==> flow/design.v <==
module conv_1d #(
    parameter DATA_WIDTH  = 8,
    parameter KERNEL_SIZE = 16
) (
    input logic clk,
    input logic arst_n,
    input  logic [DATA_WIDTH-1:0] signal_data,
    input  logic                  signal_vld,
    input  logic                  signal_last,
    output logic                  signal_rdy,
    input  logic [KERNEL_SIZE*DATA_WIDTH-1:0] kernel,
    output logic [DATA_WIDTH*2+$clog2(KERNEL_SIZE)-1:0] result_data,
    output logic                    result_vld,
    output logic                    result_last,
    input  logic                    result_rdy
);
  localparam PRODUCT_WIDTH = (DATA_WIDTH * 2);
  localparam RESULT_WIDTH  = PRODUCT_WIDTH + $clog2(KERNEL_SIZE);
  logic [KERNEL_SIZE-1:0][DATA_WIDTH-1:0] signal_buf;
  logic shift_vld;
  logic shift_last;
  always_ff @(posedge clk or negedge arst_n) begin
    if (!arst_n) begin
      signal_buf <= '0;
      shift_vld <= 1'b0;
      shift_last <= 1'b0;
    end else begin 
      if (signal_vld) begin  
        signal_buf <= {signal_data, signal_buf[KERNEL_SIZE-1:1]}; 
      end
      shift_vld <= signal_vld;
      shift_last <= signal_vld & signal_last;
    end
  end
  logic [KERNEL_SIZE-1:0][PRODUCT_WIDTH-1:0] products;
  always_comb begin
    for (int i = 0; i < KERNEL_SIZE; i++) begin
      products[i] = kernel[i*DATA_WIDTH +: DATA_WIDTH] * signal_buf[i];
    end
  end
  logic [KERNEL_SIZE-1:0][PRODUCT_WIDTH-1:0] products_buf;
  logic products_vld;
  logic products_last;
  always_ff @(posedge clk or negedge arst_n) begin
    if (!arst_n) begin
      products_buf <= '0;
      products_vld <= 1'b0;
      products_last <= 1'b0;
    end else begin
      products_buf <= products;
      products_vld <= shift_vld;
      products_last <= shift_last;
    end
  end
  logic [RESULT_WIDTH-1:0] sum;
  always_comb begin
    sum = 0;
    for (int i = 0; i < KERNEL_SIZE; i++) begin
      sum += products_buf[i];
    end
  end
  logic [RESULT_WIDTH-1:0] sum_buf;
  logic sum_vld;
  logic sum_last;
  always_ff @(posedge clk or negedge arst_n) begin
    if (!arst_n) begin
      sum_buf <= '0;
      sum_vld <= 1'b0;
      sum_last <= 1'b0;
    end else begin
      sum_buf <= sum;
      sum_vld <= products_vld;
      sum_last <= products_last;
    end
  end
  assign result_data = sum_buf;
  assign result_vld  = sum_vld;
  assign result_last = sum_last;
  assign signal_rdy  = 1'b1;
endmodule
* Step by step through the tools: conv_1d
Tool output for the design above before and after an edit, in the order of the flow.
Lines under "before" count in the file above, lines under "after" in the edited file.
"change" is "after" less "before", of the values as shown; "relative change" is that difference over "before", in percent.
Library cell names are shortened.
A cell with -- has no value.
- Design top :: conv_1d
- Clock input :: clk
- Standard-cell library :: sky130hd
- Timing corner :: tt_025C_1v80

* Edit of the RTL
The edit as a unified diff against the file above.
This change comes from a script, not from a designer. The edited design behaves differently; no optimisation was intended.
#+begin_src diff
@@ -10,9 +10,11 @@
     output logic                  signal_rdy,
     input  logic [KERNEL_SIZE*DATA_WIDTH-1:0] kernel,
-    output logic [DATA_WIDTH*2+$clog2(KERNEL_SIZE)-1:0] result_data,
+    output logic [DATA_WIDTH*2+$clog2(KERNEL_SIZE)-1:0] result_data_out,
     output logic                    result_vld,
     output logic                    result_last,
     input  logic                    result_rdy
 );
+  logic [DATA_WIDTH*2+$clog2(KERNEL_SIZE)-1:0] result_data;
+  always_ff @(posedge clk) result_data_out <= result_data;
   localparam PRODUCT_WIDTH = (DATA_WIDTH * 2);
   localparam RESULT_WIDTH  = PRODUCT_WIDTH + $clog2(KERNEL_SIZE);
#+end_src

* Elaborated design
Source: Yosys, flattened and elaborated, memories not mapped. Widths are those after wreduce; folded enables and synchronous resets count as part of the registers. Registers that Yosys merges into a memory's read port (data or address) are not register bits. Print and check cells do not count. Equal cells are merged and count once.
** Operators by class
- add/subtract/negate cells :: before 15, after 15, change 0, relative change 0.00%
- $mul :: before 16, after 16, change 0, relative change 0.00%
- bitwise logic cells :: before 1, after 1, change 0, relative change 0.00%
Operator kinds equal on both sides are left out: 7.
** Word-level totals
- flip-flop bits (word level) :: before 410, after 430, change +20, relative change +4.88%
- output and inout bits :: before 23, after 23, change 0, relative change 0.00%
- cells after elaboration :: before 41, after 42, change +1, relative change +2.44%

* Logic depth
Longest topological path by Yosys (ltp), each cell counted once; first at word level (registers and memories cut), then after technology mapping (sequential cells cut; the memories' decode and read muxes count).
** Logic depth
- depth in word-level cells :: before 15, after 15, change 0, relative change 0.00%
- ABC_AREA :: before 0, after 0
- mapped depth :: before 20, after 20, change 0, relative change 0.00%
- depth with buffers taken out :: before 20, after 20, change 0, relative change 0.00%

* Synthesis result
Source: synth_stat.txt of the flow (Yosys; design flattened, memories mapped). It holds for the ABC_AREA given above (unset counts as 0); a run with the other value may have another netlist.
** Cells by type
- o21ai_0 :: before 86, after 62, change -24, relative change -27.91%
- a211oi_1 :: before 9, after 31, change +22, relative change +244.44%
- nand2_1 :: before 548, after 527, change -21, relative change -3.83%
- nor2_1 :: before 99, after 119, change +20, relative change +20.20%
- dfxtp_1 :: before 0, after 20, change +20
- o21ai_1 :: before 6, after 20, change +14, relative change +233.33%
- nor3_1 :: before 30, after 42, change +12, relative change +40.00%
- xor2_1 :: before 37, after 27, change -10, relative change -27.03%
- a21oi_1 :: before 123, after 114, change -9, relative change -7.32%
- o21bai_1 :: before 16, after 25, change +9, relative change +56.25%
- a31o_2 :: before 9, after 0, change -9, relative change -100.00%
- a31oi_1 :: before 7, after 16, change +9, relative change +128.57%
- a21o_1 :: before 49, after 42, change -7, relative change -14.29%
- and2_1 :: before 556, after 550, change -6, relative change -1.08%
- nor4_1 :: before 15, after 10, change -5, relative change -33.33%
- a221oi_1 :: before 3, after 8, change +5, relative change +166.67%
- a41oi_1 :: before 0, after 5, change +5
- nor3b_1 :: before 0, after 5, change +5
Cell types equal on both sides are left out: 10.
Not every row of either side is listed.
** Mapped netlist
- cells in the netlist :: before 5167, after 5205, change +38, relative change +0.74%
- synthesis area (um^2) :: before 51282.9, after 51828.5, change +545.6, relative change +1.06%
- flip-flops :: before 410, after 430, change +20, relative change +4.88%

* Timing after synthesis
Source: OpenSTA report_checks on the synthesized netlist (no wires, ideal clock, input and output delay 20% of the period each), path of least setup slack; recovery checks are left aside. Register names are those of the netlist, which keeps one name where synthesis merged equal registers.
** Timing path post-synthesis
- kind :: before flip-flop to flip-flop, after flip-flop to flip-flop
- start point :: before reg (no name shown), after reg (no name shown)
- end point :: before reg sum_buf[18], after reg sum_buf[16]
- period (ps) :: before 6000, after 6000, change 0, relative change 0.00%
- library setup time (ps) :: before 128, after 127, change -1
- arrival time (ps) :: before 5240, after 5277, change +37, relative change +0.71%
- data required time (ps) :: before 5872, after 5873, change +1, relative change +0.02%
- path slack (ps) :: before 632, after 596, change -36
- delay of the path (ps) :: before 5368, after 5404, change +36, relative change +0.67%
- stages on the path :: before 19, after 19, change 0, relative change 0.00%
- path buffers :: before 0, after 0, change 0
- synthesis period reached (ps) :: before 5368, after 5404, change +36, relative change +0.67%
"delay of the path" = arrival - input delay + setup time.
"stages on the path" counts driving pins, that of a launching flip-flop among them; a cell with two outputs on the path counts twice.
"synthesis period reached" = period - worst setup slack (recovery checks aside). The figure is calculated, with input and output delays left at 20% of the set period.
Between the ends stands the longest chain of elaborated cells between them, by number of cells; it is not shown to be the way that was timed. Of several equally long chains one is given.
Each line given opens the expression or statement behind the cell; cells for indexed reads and writes are added by Yosys, which also makes memories of some case tables.
On the way, post-synthesis, before:
- Cells stage by stage :: dfrtp_1 > fa_1 > inv_1 > fa_1 > inv_1 > fa_1 > fa_1 > fa_1 > inv_1 > fa_1 > inv_1 > ha_1 > fa_1 > a211oi_1 > o21ai_0 > a31oi_2 > o21ai_1 > mux2i_1 > xor2_1
- Cells in the longest elaborated chain :: 10
- Elaborated cells on any way between the ends :: 10
- RTL lines with such cells :: 1
- Those cells by class :: 10 x add/sub
** RTL lines, path post-synthesis, before
- start, declared :: RTL line 41
- start, assigned :: RTL line 46
- start, assigned :: RTL line 50
- adder 20 x 16 -> 20 bit x10 :: RTL line 59
- end, assigned :: RTL line 67 : sum_buf <= '0;
- end, assigned :: RTL line 71 : sum_buf <= sum;
- end, declared :: RTL line 62 : logic [RESULT_WIDTH-1:0] sum_buf;
On the way, post-synthesis, after:
- Cells stage by stage :: dfrtp_1 > fa_1 > inv_1 > fa_1 > inv_1 > fa_1 > fa_1 > fa_1 > inv_1 > fa_1 > inv_1 > ha_1 > fa_1 > a21o_1 > a221oi_1 > nand2_1 > a31oi_1 > o21ai_1 > xor2_1
- Cells in the longest elaborated chain :: 10
- Elaborated cells on any way between the ends :: 10
- RTL lines with such cells :: 1
- Those cells by class :: 10 x add/sub
** RTL lines, path post-synthesis, after
- start, declared :: RTL line 43
- start, assigned :: RTL line 48
- start, assigned :: RTL line 52
- adder 20 x 16 -> 20 bit x10 :: RTL line 61
- end, assigned :: RTL line 69 : sum_buf <= '0;
- end, assigned :: RTL line 73 : sum_buf <= sum;
- end, declared :: RTL line 64 : logic [RESULT_WIDTH-1:0] sum_buf;

* Timing after layout
Path of least setup slack in the final report of each run of pair A (OpenROAD, finished layout, wires in). Where an end is a register, its clock arrival counts in the times.
The path's times are printed in steps of 10 ps; the period is the one set.
** Timing path after layout
- kind :: before flip-flop to flip-flop, after flip-flop to flip-flop
- start point :: before reg (no name shown), after reg (no name shown)
- end point :: before reg sum_buf[16], after reg sum_buf[16]
- period (ps) :: before 5780, after 5780, change 0, relative change 0.00%
- library setup time (ps) :: before 80, after 120, change +40
- arrival time (ps) :: before 6050, after 6030, change -20, relative change -0.33%
- data required time (ps) :: before 6310, after 6280, change -30, relative change -0.48%
- path slack (ps) :: before 270, after 250, change -20
- stages on the path :: before 19, after 20, change +1, relative change +5.26%
- path buffers :: before 0, after 1, change +1
Between the ends stands the longest chain of elaborated cells between them, by number of cells; it is not shown to be the way that was timed. Of several equally long chains one is given.
On the way, after layout, before:
- Cells stage by stage :: dfrtp_1 > fa_1 > inv_1 > fa_1 > inv_1 > fa_1 > fa_1 > fa_1 > inv_1 > fa_1 > inv_1 > ha_1 > fa_2 > a211oi_2 > o21ai_1 > a31oi_2 > o221ai_1 > a21oi_1 > xnor2_1
- Cells in the longest elaborated chain :: 10
- Elaborated cells on any way between the ends :: 10
- RTL lines with such cells :: 1
- Those cells by class :: 10 x add/sub
** RTL lines, path after layout, before
- start, declared :: RTL line 41
- start, assigned :: RTL line 46
- start, assigned :: RTL line 50
- adder 20 x 16 -> 20 bit x10 :: RTL line 59
- end, assigned :: RTL line 67 : sum_buf <= '0;
- end, assigned :: RTL line 71 : sum_buf <= sum;
- end, declared :: RTL line 62 : logic [RESULT_WIDTH-1:0] sum_buf;
On the way, after layout, after:
- Cells stage by stage :: dfrtp_1 > inv_1 > fa_1 > inv_1 > fa_1 > fa_2 > fa_1 > fa_1 > inv_1 > fa_1 > inv_1 > ha_1 > fa_2 > a21o_1 > a221oi_2 > buf_4 > nand2_1 > a31oi_2 > o21ai_1 > xor2_1
- Cells in the longest elaborated chain :: 11
- Elaborated cells on any way between the ends :: 11
- RTL lines with such cells :: 1
- Those cells by class :: 11 x add/sub
** RTL lines, path after layout, after
- start, declared :: RTL line 43
- start, assigned :: RTL line 48
- start, assigned :: RTL line 52
- adder 20 x 16 -> 20 bit x11 :: RTL line 61
- end, assigned :: RTL line 69 : sum_buf <= '0;
- end, assigned :: RTL line 73 : sum_buf <= sum;
- end, declared :: RTL line 64 : logic [RESULT_WIDTH-1:0] sum_buf;

* Layout results
Runs of the flow (Yosys, OpenROAD) on both versions; the two runs of a pair have the same settings. The constraints put input and output delay at 20% of the set period each and load the outputs with 0.01 pF.
Settings, pair A:
- CORE_UTILIZATION :: 40
- period_ns :: 5.78
- CAP_MARGIN :: 20
- CORE_MARGIN :: 2
- SLEW_MARGIN :: 20
** Measured results, pair A
- chip area in the Yosys report (um^2) :: before 51282.9, after 51828.5, change +545.6, relative change +1.06%
- area inside the die boundary (um^2) :: before 131087.0, after 132467.0, change +1380.0, relative change +1.05%
- area of the standard cells in the finished layout (um^2) :: before 57376.3, after 58185.8, change +809.5, relative change +1.41%
- final design utilization (%) :: before 45.1, after 45.1, change 0.0
- setup slack of the worst path (ps) :: before 268, after 252, change -16
- setup total negative slack (ps) :: before 0, after 0, change 0
- worst-case hold slack (ps) :: before 347, after 341, change -6
- period achieved (ps) :: before 5512, after 5528, change +16, relative change +0.29%
Settings, pair B:
- CAP_MARGIN :: 10
- CORE_UTILIZATION :: 69
- CTS_CLUSTER_DIAMETER :: 262
- CTS_CLUSTER_SIZE :: 23
- GPL_TIMING_DRIVEN :: 0
- MAX_ROUTING_LAYER :: met5
- PLACE_DENSITY_LB_ADDON :: 0.12
- SETUP_SLACK_MARGIN :: -0.16
- SLEW_MARGIN :: 30
- period_ns :: 3.36
- CORE_MARGIN :: 2
** Measured results, pair B
- chip area in the Yosys report (um^2) :: before 51282.9, after 51828.5, change +545.6, relative change +1.06%
- area inside the die boundary (um^2) :: before 76518.6, after 77322.9, change +804.3, relative change +1.05%
- area of the standard cells in the finished layout (um^2) :: before 62555.0, after 63711.1, change +1156.1, relative change +1.85%
- final design utilization (%) :: before 85.3, after 85.6, change +0.3
- setup slack of the worst path (ps) :: before -2363, after -2488, change -125
- setup total negative slack (ps) :: before -115826, after -119919, change -4093
- worst-case hold slack (ps) :: before 356, after 323, change -33
- period achieved (ps) :: before 5723, after 5848, change +125, relative change +2.18%
"period achieved" is the run's clock period less its worst setup slack. It is reckoned from that one timing run; input and output delays stay at 20% of the period that was set.
